==> flow/design.v <==
module ALU(
    input [7:0] reg_data_A,      
    input [7:0] reg_data_B,
    input [3:0] ALU_Sel,
    output reg [3:0] NZVC,   
    output reg [7:0] Result
);
    reg [8:0] temp;   
	localparam ADD = 4'd0, SUB = 4'd1,
			LAND= 4'd2, LOR = 4'd3,
			BAND= 4'd4, BOR = 4'd5, XOR = 4'd6,
			INC = 4'd7, DEC = 4'd8;
	always @* begin
        {Result, temp, NZVC} = {8'b0, 9'b0, 4'b0};
        case(ALU_Sel)
            ADD: temp = {1'b0, reg_data_A} + {1'b0, reg_data_B};                         
            SUB: temp = {1'b0, reg_data_A} - {1'b0, reg_data_B};            				  
            LAND: Result = reg_data_A != 0 && reg_data_B != 0 ? 8'h01 : 8'h00;           
            LOR: Result = reg_data_A != 0 || reg_data_B != 0 ? 8'h01 : 8'h00;             
            BAND: Result = reg_data_A & reg_data_B;            									 
            BOR: Result = reg_data_A | reg_data_B;                                        
            XOR: Result = reg_data_A ^ reg_data_B;                                        
            INC: temp = {1'b0, reg_data_A} + 9'b1;                                        
            DEC: temp = {1'b0, reg_data_A} - 9'b1;                                       
        endcase
		if (ALU_Sel==ADD || ALU_Sel==SUB || ALU_Sel==INC || ALU_Sel==DEC)
				Result = temp[7:0];
		NZVC[3] = Result[7];                  
        NZVC[2] = ~|Result;                   
        if (ALU_Sel==ADD || ALU_Sel==INC) begin
            NZVC[1] = (reg_data_A[7]^Result[7]) & ~(reg_data_A[7]^reg_data_B[7]);  
            NZVC[0] = temp[8];                                                     
        end
        else if (ALU_Sel==SUB || ALU_Sel==DEC) begin
            NZVC[1] = (reg_data_A[7]^Result[7]) &  (reg_data_A[7]^reg_data_B[7]);  
            NZVC[0] = temp[8];                                                     
        end
    end
endmodule
module register_file(
    input clk,
    input reset,
    input [3:0] read_addr_A,
    input [3:0] read_addr_B,
    input [3:0] write_addr,
    input [7:0] write_data,
    input write_enable,
    output [7:0] read_data_A,
    output [7:0] read_data_B
);
    reg [7:0] registers [0:15];
    integer i;
    always @(posedge clk) begin
        if (!reset) begin
            for (i = 0; i < 16; i = i + 1) begin
                registers[i] <= 8'h00;
            end
        end else if (write_enable) begin
            registers[write_addr] <= write_data;
        end
    end
    assign read_data_A = registers[read_addr_A];
    assign read_data_B = registers[read_addr_B];   
endmodule
module data_path (
    input  logic        clk,
    input  logic        reset,
    input  logic        IR_Load,
    input  logic        MAR_Load,
    input  logic        PC_Load,
    input  logic        PC_Inc,
    input  logic        CCR_Load,
    input  logic [1:0]  Bus1_Sel,
    input  logic [2:0]  Bus2_Sel,
    input  logic        addr_sel,         
	 input  logic [3:0]  ALU_Sel,
    input  logic [7:0]  from_memory,
    input  logic [7:0]  alu_result,
    input  logic [7:0]  reg_data_A,
    input  logic [7:0]  reg_data_B,
    input  logic [3:0]  NZVC,
    input  logic [7:0]  immediate_value, 
    input  logic [7:0]  address_value, 
    output logic [7:0]  address,
    output logic [7:0]  to_memory,
    output logic [7:0]  bus2_data,        
    output logic [3:0]  CCR_Result,
    output logic [7:0]  IR                
);
    logic [7:0] PC, MAR, IR_reg;
    logic [3:0] CCR;
	 logic [7:0] BUS1;
	 logic [7:0] BUS2;
    assign BUS1 = (Bus1_Sel == 2'd0) ? PC         :
                       (Bus1_Sel == 2'd1) ? reg_data_A :
                                           reg_data_B;
    assign BUS2 = (Bus2_Sel == 3'd0) ? alu_result     :
                       (Bus2_Sel == 3'd1) ? BUS1           :
                       (Bus2_Sel == 3'd2) ? from_memory    :
                       (Bus2_Sel == 3'd3) ? immediate_value:  
                       (Bus2_Sel == 3'd4) ? address_value  : 8'h00;
    assign bus2_data = BUS2;  
    always_ff @(posedge clk or negedge reset) begin
        if (!reset) begin
            PC      <= 8'h00;
            MAR     <= 8'h00;
            IR_reg  <= 8'h00;
            CCR     <= 4'h0;
        end
        else begin
            if (IR_Load) IR_reg <= BUS2;
            if (MAR_Load) MAR   <= BUS2;
            if (PC_Load)        PC <= BUS2;
            else if (PC_Inc)    PC <= PC + 1;
            if (CCR_Load)       CCR <= NZVC;
        end
    end
    assign IR       = IR_reg;
    assign address  = (addr_sel) ? MAR : PC;   
    assign to_memory= BUS1;
    assign CCR_Result = CCR;
endmodule
module control_unit (
    input logic clk,
    input logic reset,
    input logic [7:0] IR,
    input logic [7:0] from_memory,
    input logic [3:0] CCR_Result,
    output logic IR_Load,
    output logic MAR_Load,
    output logic PC_Load,
    output logic PC_Inc,
    output logic [3:0] reg_read_addr_A,
    output logic [3:0] reg_read_addr_B,
    output logic [3:0] reg_write_addr,
    output logic reg_write_enable,
    output logic [3:0] ALU_Sel,
    output logic CCR_Load,
    output logic [2:0] Bus2_Sel,
    output logic [1:0] Bus1_Sel,
    output logic ALU_B_Sel,
    output logic write,
    output logic [7:0] immediate_out,
    output logic [7:0] address_out,
    output logic addr_sel
);
    typedef enum logic [2:0] {
        FETCH, DECODE, EXECUTE, LOADSTORE, DATA, BRANCH
    } state_t;
    state_t state, next;
    logic [3:0] cycle_count;
    logic [7:0] reg_operand_1, reg_operand_2;
    logic LoadStoreOP, DataOP, BranchOP;
    always_ff @(posedge clk) begin
        if (state==FETCH && cycle_count==3) reg_operand_1 <= from_memory;  
        if (state==FETCH && cycle_count==5) reg_operand_2 <= from_memory;  
    end
    assign immediate_out = (IR[7:4]==4'h2) ? reg_operand_1 : reg_operand_2;
    assign address_out   = reg_operand_2;
    always_ff @(posedge clk or negedge reset) begin
        if (!reset) begin
            state <= FETCH;
            cycle_count <= 4'd0;
        end else if (state != next) begin
				 state <= next;
				 cycle_count <= 4'd0;
			end else
				 cycle_count <= cycle_count + 4'd1;
	 end
    always_comb begin
        next = state;
        unique case (state)
            FETCH: if (cycle_count==4'd5)
                        next = DECODE;
            DECODE: next = EXECUTE;
            EXECUTE: case(IR[7:4])
                          4'h8 : next = LOADSTORE;
                          4'h9 : next = DATA;
                          4'hA : next = LOADSTORE;
                          4'h2 : next = BRANCH;
                          default : next = FETCH;
                       endcase
            LOADSTORE: if ( (IR==8'h80) || cycle_count==3'd2)
							next = FETCH;
            DATA:      if (cycle_count==3'd0)
                            next = FETCH;
            BRANCH:    if (cycle_count==3'd1)
                            next = FETCH;
            default:   next = FETCH;
        endcase
    end
    typedef logic [24:0] ctrl_t;   
	 ctrl_t ctrl;
    function automatic ctrl_t CTL (
        input logic         a_sel, b_sel, wr, ccr_load, reg_we,
        input logic [3:0]   alu, reg_wa,
        input logic [1:0]   b1,
        input logic [2:0]   b2,
        input logic         pc_inc, pc_load, mar_load, ir_load
    );
        CTL = {a_sel, b_sel, wr, ccr_load, reg_we,
                alu, reg_wa, b1, b2, pc_inc, pc_load,
                mar_load, ir_load};
    endfunction
    localparam ctrl_t
        C_NOP  = CTL(1'b0,1'b0,1'b0,1'b0,1'b0, 4'd0,4'd0, 2'd0,3'd0, 1'b0,1'b0,1'b0,1'b0),
        CF0    = CTL(1'b0,1'b0,1'b0,1'b0,1'b0, 4'd0,4'd0, 2'd0,3'b001, 1'b0,1'b0,1'b1,1'b0),
        CF1    = CTL(1'b0,1'b0,1'b0,1'b0,1'b0, 4'd0,4'd0, 2'd0,3'b010, 1'b1,1'b0,1'b0,1'b1),
        CF2    = CF0,
        CF3    = CTL(1'b0,1'b0,1'b0,1'b0,1'b0, 4'd0,4'd0, 2'd0,3'b010, 1'b1,1'b0,1'b0,1'b0),
        CF4    = CF0,
        CF5    = CF3;
    function automatic ctrl_t INC_and_DEC (input logic inc, input logic [3:0] r);
        INC_and_DEC = CTL(1'b1, 1'b0,           
                   1'b1, 1'b1, 1'b1,         
                   inc ? 4'd7 : 4'd8,   
                   r,
                   2'd1, 3'd0,      
                   1'b0,1'b0,1'b0,1'b0);
    endfunction
    function automatic ctrl_t decode(
        input state_t       state,
        input logic [2:0]   cycle_count,
        input logic [7:0]   ir
    );
        ctrl_t c;
        logic [3:0] alu;
        logic pc_load;
        c = C_NOP;
         unique case (state)
            FETCH: case (cycle_count)
                    4'd0: c = CF0;
                    4'd1: c = CF1;
                    4'd2: c = CF2;
                    4'd3: c = CF3;
                    4'd4: c = CF4;
                    4'd5: c = CF5;
                endcase
            LOADSTORE: begin
                if ((ir==8'h80) && (cycle_count==3'b0)) begin               
                    c = CTL(1'b0,1'b0,1'b0,1'b0,1'b1, 4'd0, reg_operand_1[3:0], 2'd0,3'b011,1'b0,1'b0,1'b0,1'b0);
                end
                else if ((ir[7:4]==4'hA) && (cycle_count==3'b0)) begin      
                    c = CTL(1'b0,1'b0,1'b0,1'b0,1'b0, 4'd0,4'd0, 2'd0,3'b001, 1'b0,1'b0,1'b1,1'b0);
                end
                else if ((ir[7:4]==4'hA) && (cycle_count==3'd2)) begin                  
                    c = INC_and_DEC(ir==8'hA0, reg_operand_1[3:0]);
                end
            end
            DATA: if (cycle_count==4'd0) begin
                case (ir[2:0])
                    3'b000: alu = 4'd0;    
                    3'b001: alu = 4'd1;    
                    3'b010: alu = 4'd4;    
                    3'b011: alu = 4'd5;    
                    3'b100: alu = 4'd6;    
                    default: alu = 4'd0;
                endcase
                c = CTL(1'b0,1'b0,1'b0,1'b1,1'b1, alu, reg_operand_1[3:0], 2'd1, 3'd0, 1'b0,1'b0,1'b0,1'b0);
            end
            BRANCH: begin
                if (cycle_count==4'd0)
                    c = CTL(1'b1,1'b1,1'b0,1'b0,1'b0, 4'd0,4'd0, 2'd0,3'd0, 1'b0,1'b0,1'b0,1'b0);
                if (cycle_count==4'd1) begin
                    case (ir[2:0])
                        3'b000: pc_load = 1'b1;               
                        3'b011: pc_load = ~CCR_Result[2];     
                        3'b100: pc_load =  CCR_Result[2];     
                        default: pc_load = 1'b0;
                    endcase
                    c = CTL(1'b0,1'b0,1'b0,1'b0,1'b0, 4'd0,4'd0, 2'd0,3'd0, 1'b0, pc_load, 1'b0,1'b0);
                end
            end
            DECODE: ;
            EXECUTE: ;
            default: ;
        endcase
        decode = c;
    endfunction
    always_comb ctrl = decode(state, cycle_count, IR);
    assign { addr_sel, ALU_B_Sel, write, CCR_Load, reg_write_enable,
             ALU_Sel,
             reg_write_addr,
             Bus1_Sel, Bus2_Sel,
             PC_Inc, PC_Load, MAR_Load, IR_Load } = ctrl;
    assign reg_read_addr_A = (state==DATA || (state==LOADSTORE && IR[7:4]==4'hA)) ? reg_operand_1[3:0] : 4'd0;
    assign reg_read_addr_B = (state==DATA) ? reg_operand_2[3:0] : 4'd0;
endmodule
module cpu(
    input clk,
    input reset,
    output [7:0] address,
    input [7:0] from_memory,
    output write,
    output [7:0] to_memory
);
    wire        IR_Load;
    wire [7:0]  IR;
    wire        MAR_Load;
    wire        PC_Load;
    wire        PC_Inc;
    wire [3:0]  ALU_Sel;
    wire [3:0]  CCR_Result;
    wire        CCR_Load;
    wire [2:0]  Bus2_Sel;
    wire [1:0]  Bus1_Sel;
    wire [7:0]  immediate_value;
    wire [7:0]  address_value;
    wire        ALU_B_Sel;
    wire        addr_sel;        
    wire [3:0] reg_read_addr_A, reg_read_addr_B, reg_write_addr;
    wire [7:0] reg_read_data_A, reg_read_data_B, reg_write_data;
    wire reg_write_enable;
    wire [7:0] alu_result;
    wire [3:0] NZVC;
    control_unit control_unit1 (
        .clk(clk),
        .reset(reset),
        .IR_Load(IR_Load),
        .IR(IR),
        .MAR_Load(MAR_Load),
        .PC_Load(PC_Load),
        .PC_Inc(PC_Inc),
        .reg_read_addr_A(reg_read_addr_A),
        .reg_read_addr_B(reg_read_addr_B),
        .reg_write_addr(reg_write_addr),
        .reg_write_enable(reg_write_enable),
        .ALU_Sel(ALU_Sel),
        .CCR_Result(CCR_Result),
        .CCR_Load(CCR_Load),
        .Bus2_Sel(Bus2_Sel),
        .Bus1_Sel(Bus1_Sel),
        .ALU_B_Sel(ALU_B_Sel),
        .write(write),
        .from_memory(from_memory),
        .immediate_out(immediate_value),
        .address_out(address_value),
        .addr_sel(addr_sel)
    );
    data_path data_path1 (
        .clk(clk),
        .reset(reset),
        .IR_Load(IR_Load),
        .IR(IR),
        .MAR_Load(MAR_Load),
        .address(address),
        .PC_Load(PC_Load),
        .PC_Inc(PC_Inc),
        .ALU_Sel(ALU_Sel),
        .CCR_Result(CCR_Result),
        .CCR_Load(CCR_Load),
        .Bus2_Sel(Bus2_Sel),
        .Bus1_Sel(Bus1_Sel),
        .from_memory(from_memory),
        .to_memory(to_memory),
        .bus2_data(reg_write_data),
        .alu_result(alu_result),
        .reg_data_A(reg_read_data_A),
        .reg_data_B(reg_read_data_B),
        .NZVC(NZVC),
        .immediate_value(immediate_value),
        .address_value(address_value),
        .addr_sel(addr_sel)
    );
    register_file reg_file (
        .clk(clk),
        .reset(reset),
        .read_addr_A(reg_read_addr_A),
        .read_addr_B(reg_read_addr_B),
        .write_addr(reg_write_addr),
        .write_data(reg_write_data),
        .write_enable(reg_write_enable),
        .read_data_A(reg_read_data_A),
        .read_data_B(reg_read_data_B)
    );
    ALU alu1 (
        .reg_data_A(reg_read_data_A),
        .reg_data_B(reg_read_data_B),
        .ALU_Sel(ALU_Sel),
        .NZVC(NZVC),
        .Result(alu_result)
    );
endmodule
# Step by step through the tools: cpu
# The steps from the RTL of cpu to its reports follow in flow order.
# Line numbers count from 1 in the design file above.
# Cell names lack the library's common part.
# The mark -- stands for no value.
# inputs
top_module	cpu
clock_port	clk
library	sky130hd
lib_corner	tt_025C_1v80

# Word level
# Yosys after proc, flatten, opt, wreduce and memory -nomap, before mapping. Memory bits, and registers merged into a memory's read port (data or address), are not among the register bits. Print and check cells are not counted. Equal cells are merged and count once.
# Yosys's memory passes give these memory sizes; they may raise the number of words (mostly to a power of two), join words into wider ones and drop unused or constant bits.
# op_classes
muxes	47
n_logic	9
reduce_logical	30
n_addsub	6
n_eq	38
# ops
cell	count
8-bit two-way mux	14
22-bit two-way mux	5
22-bit case mux with 4-bit select	1
8-bit case mux with 5-bit select	1
9-bit case mux with 4-bit select	1
3-bit by 2-bit == test with 1-bit output (second input constant)	8
4-bit two-way mux	6
4-bit by 2-bit == test with 1-bit output (second input constant)	5
4-bit by 3-bit == test with 1-bit output (second input constant)	5
19-bit two-way mux	1
3-bit == test (second input constant)	6
6-bit case mux with 3-bit select	1
3-bit case mux with 6-bit select	1
4-bit == test (second input constant)	4
8-bit == test (second input constant)	2
8-bit nonzero test	2
3-bit by 1-bit == test with 1-bit output (second input constant)	4
3-bit logical NOT	4
3-bit case mux with 4-bit select	1
3-bit two-way mux	4
8-bit by 1-bit adder with 9-bit output (second input constant)	1
8-bit by 1-bit subtractor with 9-bit output (second input constant)	1
8-bit by 8-bit adder with 9-bit output	1
8-bit by 8-bit subtractor with 9-bit output	1
3-bit case mux with 3-bit select	1
1-bit two-way mux	9
1-bit logical OR	8
4-bit by 1-bit == test with 1-bit output (second input constant)	2
# Other operator kinds: 19; their cells: 30.
# bits
output_inout_bits	17
memories	1
elab_cells	139
input_bits	10
register_bits	50
ram_bits	128
# memory_table
memory	words	width	line	text
reg_file.registers	16	8	51	reg [7:0] registers [0:15];

# Longest topological paths
# Depth = most cells in a row (Yosys ltp): at word level without a register or memory, in the mapped netlist without a sequential cell, where the memories' decode and read muxes count.
# logic_depth
ltp_word	15
abc_area	0
ltp_mapped	25
mapped_depth_nobuf	20

# Netlist
# Yosys stat after the flow's synthesis: flattened, memories mapped to cells. It holds for the ABC_AREA given above (unset counts as 0); a run with the other value may have another netlist.
# The area totals of this step are shown rounded.
# mapped
seqArea_um2	5125
ff_cells	176
buffers	76
yosys_area_um2	10890
cell_count	1031
# by_type
cell_type	count	type_area_um2
edfxtp_1	144	4.32E+03
dfrtp_1	32	800.768
nor2_1	175	656.88
mux4_2	26	585.562
ha_1	30	375.36
mux2i_1	36	360.346
nand2_1	82	307.795
mux2_2	26	292.781
o21ai_0	56	280.269
a21oi_1	53	265.254
a211oi_1	20	150.144
o221ai_1	15	131.376
buf_2	24	120.115
o211ai_1	16	120.115
buf_6	10	112.608
nand3_1	22	110.106
clkbuf_1	28	105.101
a21oi_2	11	96.342
# Not listed: further types 64, cells in them 225.
# By module: a second synthesis without flattening, with its own total; a netlist apart from the flattened one above.
# hier_totals
cells_unflattened	986
hier_area_um2	11780
# Each row is one instance without its submodules.
# modules
module	instances	n_cells	area_um2	seq_area_um2
register_file	1	445	6930	3844
data_path	1	165	1802	700.7
ALU	1	235	1535	0.0
control_unit	1	141	1514	655.6
cpu	1	0	0.0	0.0

# Path before layout
# Source: OpenSTA report_checks on the synthesized netlist (no wires, ideal clock, input and output delay 20% of the period each), path of least setup slack; recovery checks are left aside. Register names are those of the netlist, which keeps one name where synthesis merged equal registers.
# synth_timing
path_type	flip-flop to flip-flop
startpoint	reg control_unit1.state[0]
endpoint	mem reg_file.registers[11][7]
path_buffers	3
launch_ps	0
clock_period_ps	7000
t_required_ps	6734
delay_ps	4913
driving_pins	22
setup_slack_ps	2087
t_arrival_ps	4647
setup_time_ps	266
period_less_setup_slack_ps	4913
# "delay_ps" = arrival - input delay + setup time.
# "driving_pins": output pins that drive a net of the path, with the launching flip-flop's if there is one; two outputs of one cell count as two.
# "period_less_setup_slack_ps" = period - worst setup slack (recovery checks aside). The figure is calculated, with input and output delays left at 20% of the set period.
# synth_between
path_cell_list	dfrtp_1 -> buf_2 -> nor4bb_1 -> buf_4 -> mux2_2 -> a221oi_1 -> a22oi_2 -> inv_2 -> ha_1 -> a221oi_1 -> ha_1 -> nor2b_1 -> o2111ai_1 -> nand3_1 -> o41ai_1 -> nor3_1 -> mux2i_1 -> a22oi_1 -> a22o_1 -> o21ai_4 -> buf_6 -> a21oi_2
# synth_rtl
element	line	text
start: declaration	150	state_t state, next;
start: assignment	162	state <= FETCH;
start: assignment	165	state <= next;
end: declaration	51	reg [7:0] registers [0:15];
# No chain of elaborated cells between the ends is given.

# Timing after layout
# From the final timing report of run A: the path of least setup slack in the routed layout; clock arrival at registers is part of the times.
# The path's times are printed in steps of 10 ps; the period is the one set.
# layout_timing
path_type	flip-flop to flip-flop
startpoint	reg control_unit1.state[1]
endpoint	mem reg_file.registers[2][7]
setup_slack_ps	-570
t_required_ps	4900
t_arrival_ps	5470
launch_ps	460
driving_pins	24
path_buffers	6
clock_period_ps	4720
setup_time_ps	270
# layout_between
path_cell_list	dfrtp_2 -> buf_6 -> nand4bb_1 -> buf_4 -> buf_4 -> mux4_2 -> nand2_1 -> o21ai_0 -> a22o_1 -> a211oi_1 -> a211oi_2 -> ha_2 -> nor2_1 -> nor2_2 -> o41ai_4 -> buf_4 -> and3_4 -> mux2i_4 -> a22oi_2 -> a22o_2 -> o21ai_4 -> buf_12 -> buf_12 -> a21oi_2
# layout_rtl
element	line	text
start: declaration	150	state_t state, next;
start: assignment	162	state <= FETCH;
start: assignment	165	state <= next;
end: declaration	51	reg [7:0] registers [0:15];
# No chain of elaborated cells between the ends is given.

# 4 stored runs of cpu in the flow (synthesis by Yosys, layout by OpenROAD, sky130hd cells), in arbitrary order. Constraints: input delay and output delay 20% of the set period each, output load 0.01 pF.
# By "achieved_period_ps" is meant the clock period of the run minus its worst setup slack. This is arithmetic on one report: input and output delays are still those of the set period (20% each).
# "worst_path_allowed_less_slack_ps" is the time allowed to the run's worst setup path (the clock period less input and output delay, where it has them) less its slack. Clock arrival times count: a late capture clock shortens it, a late launch clock lengthens it.
# By "total_power_uw" is meant OpenSTA's value without simulated activity: inputs other than the clock are taken to toggle once in ten clock periods, and the tool carries that through the logic.
# "worst_path_allowed_less_slack_ps" is given in steps of 10 ps.
# Results are given in rounded form.
# Settings: -- = not set for that run.
run	CELL_PAD_IN_SITES_DETAIL_PLACEMENT	CELL_PAD_IN_SITES_GLOBAL_PLACEMENT	CORE_ASPECT_RATIO	CORE_MARGIN	CORE_UTILIZATION	CTS_CLUSTER_DIAMETER	MIN_ROUTING_LAYER	period_ns	CAP_MARGIN	SLEW_MARGIN	MAX_ROUTING_LAYER	PLACE_DENSITY	SETUP_SLACK_MARGIN	GPL_TIMING_DRIVEN	TNS_END_PERCENT	synth_area_um2	final_die_area_um2	finalCellArea_um2	finish.utilization_pct	setup_ws_ps	timing.setup.tns_ps	total_power_uw	achieved_period_ps	worst_path_allowed_less_slack_ps	critical_path_kind
run A	1	2	1.4	6	36	233	met2	4.72	20	20	--	--	--	--	--	10890	34620	14560	49.4	-567	-31780	12300	5287	5290	flip-flop to flip-flop
run B	1	0	1.4	4	17	333	met2	4.72	20	35	met5	0.68	--	--	--	10890	68220	15020	23.7	-602	-29990	11540	5322	5320	flip-flop to flip-flop
run C	--	--	--	2	40	--	--	6.25	20	20	--	--	0.33	--	--	10890	28560	12140	45.2	606	0	6057	5644	5640	flip-flop to flip-flop
run D	2	--	--	2	23	280	--	11.1	20	10	met4	--	0.53	1	100	10890	49100	12190	26.1	3455	0	3441	7645	7650	flip-flop to flip-flop
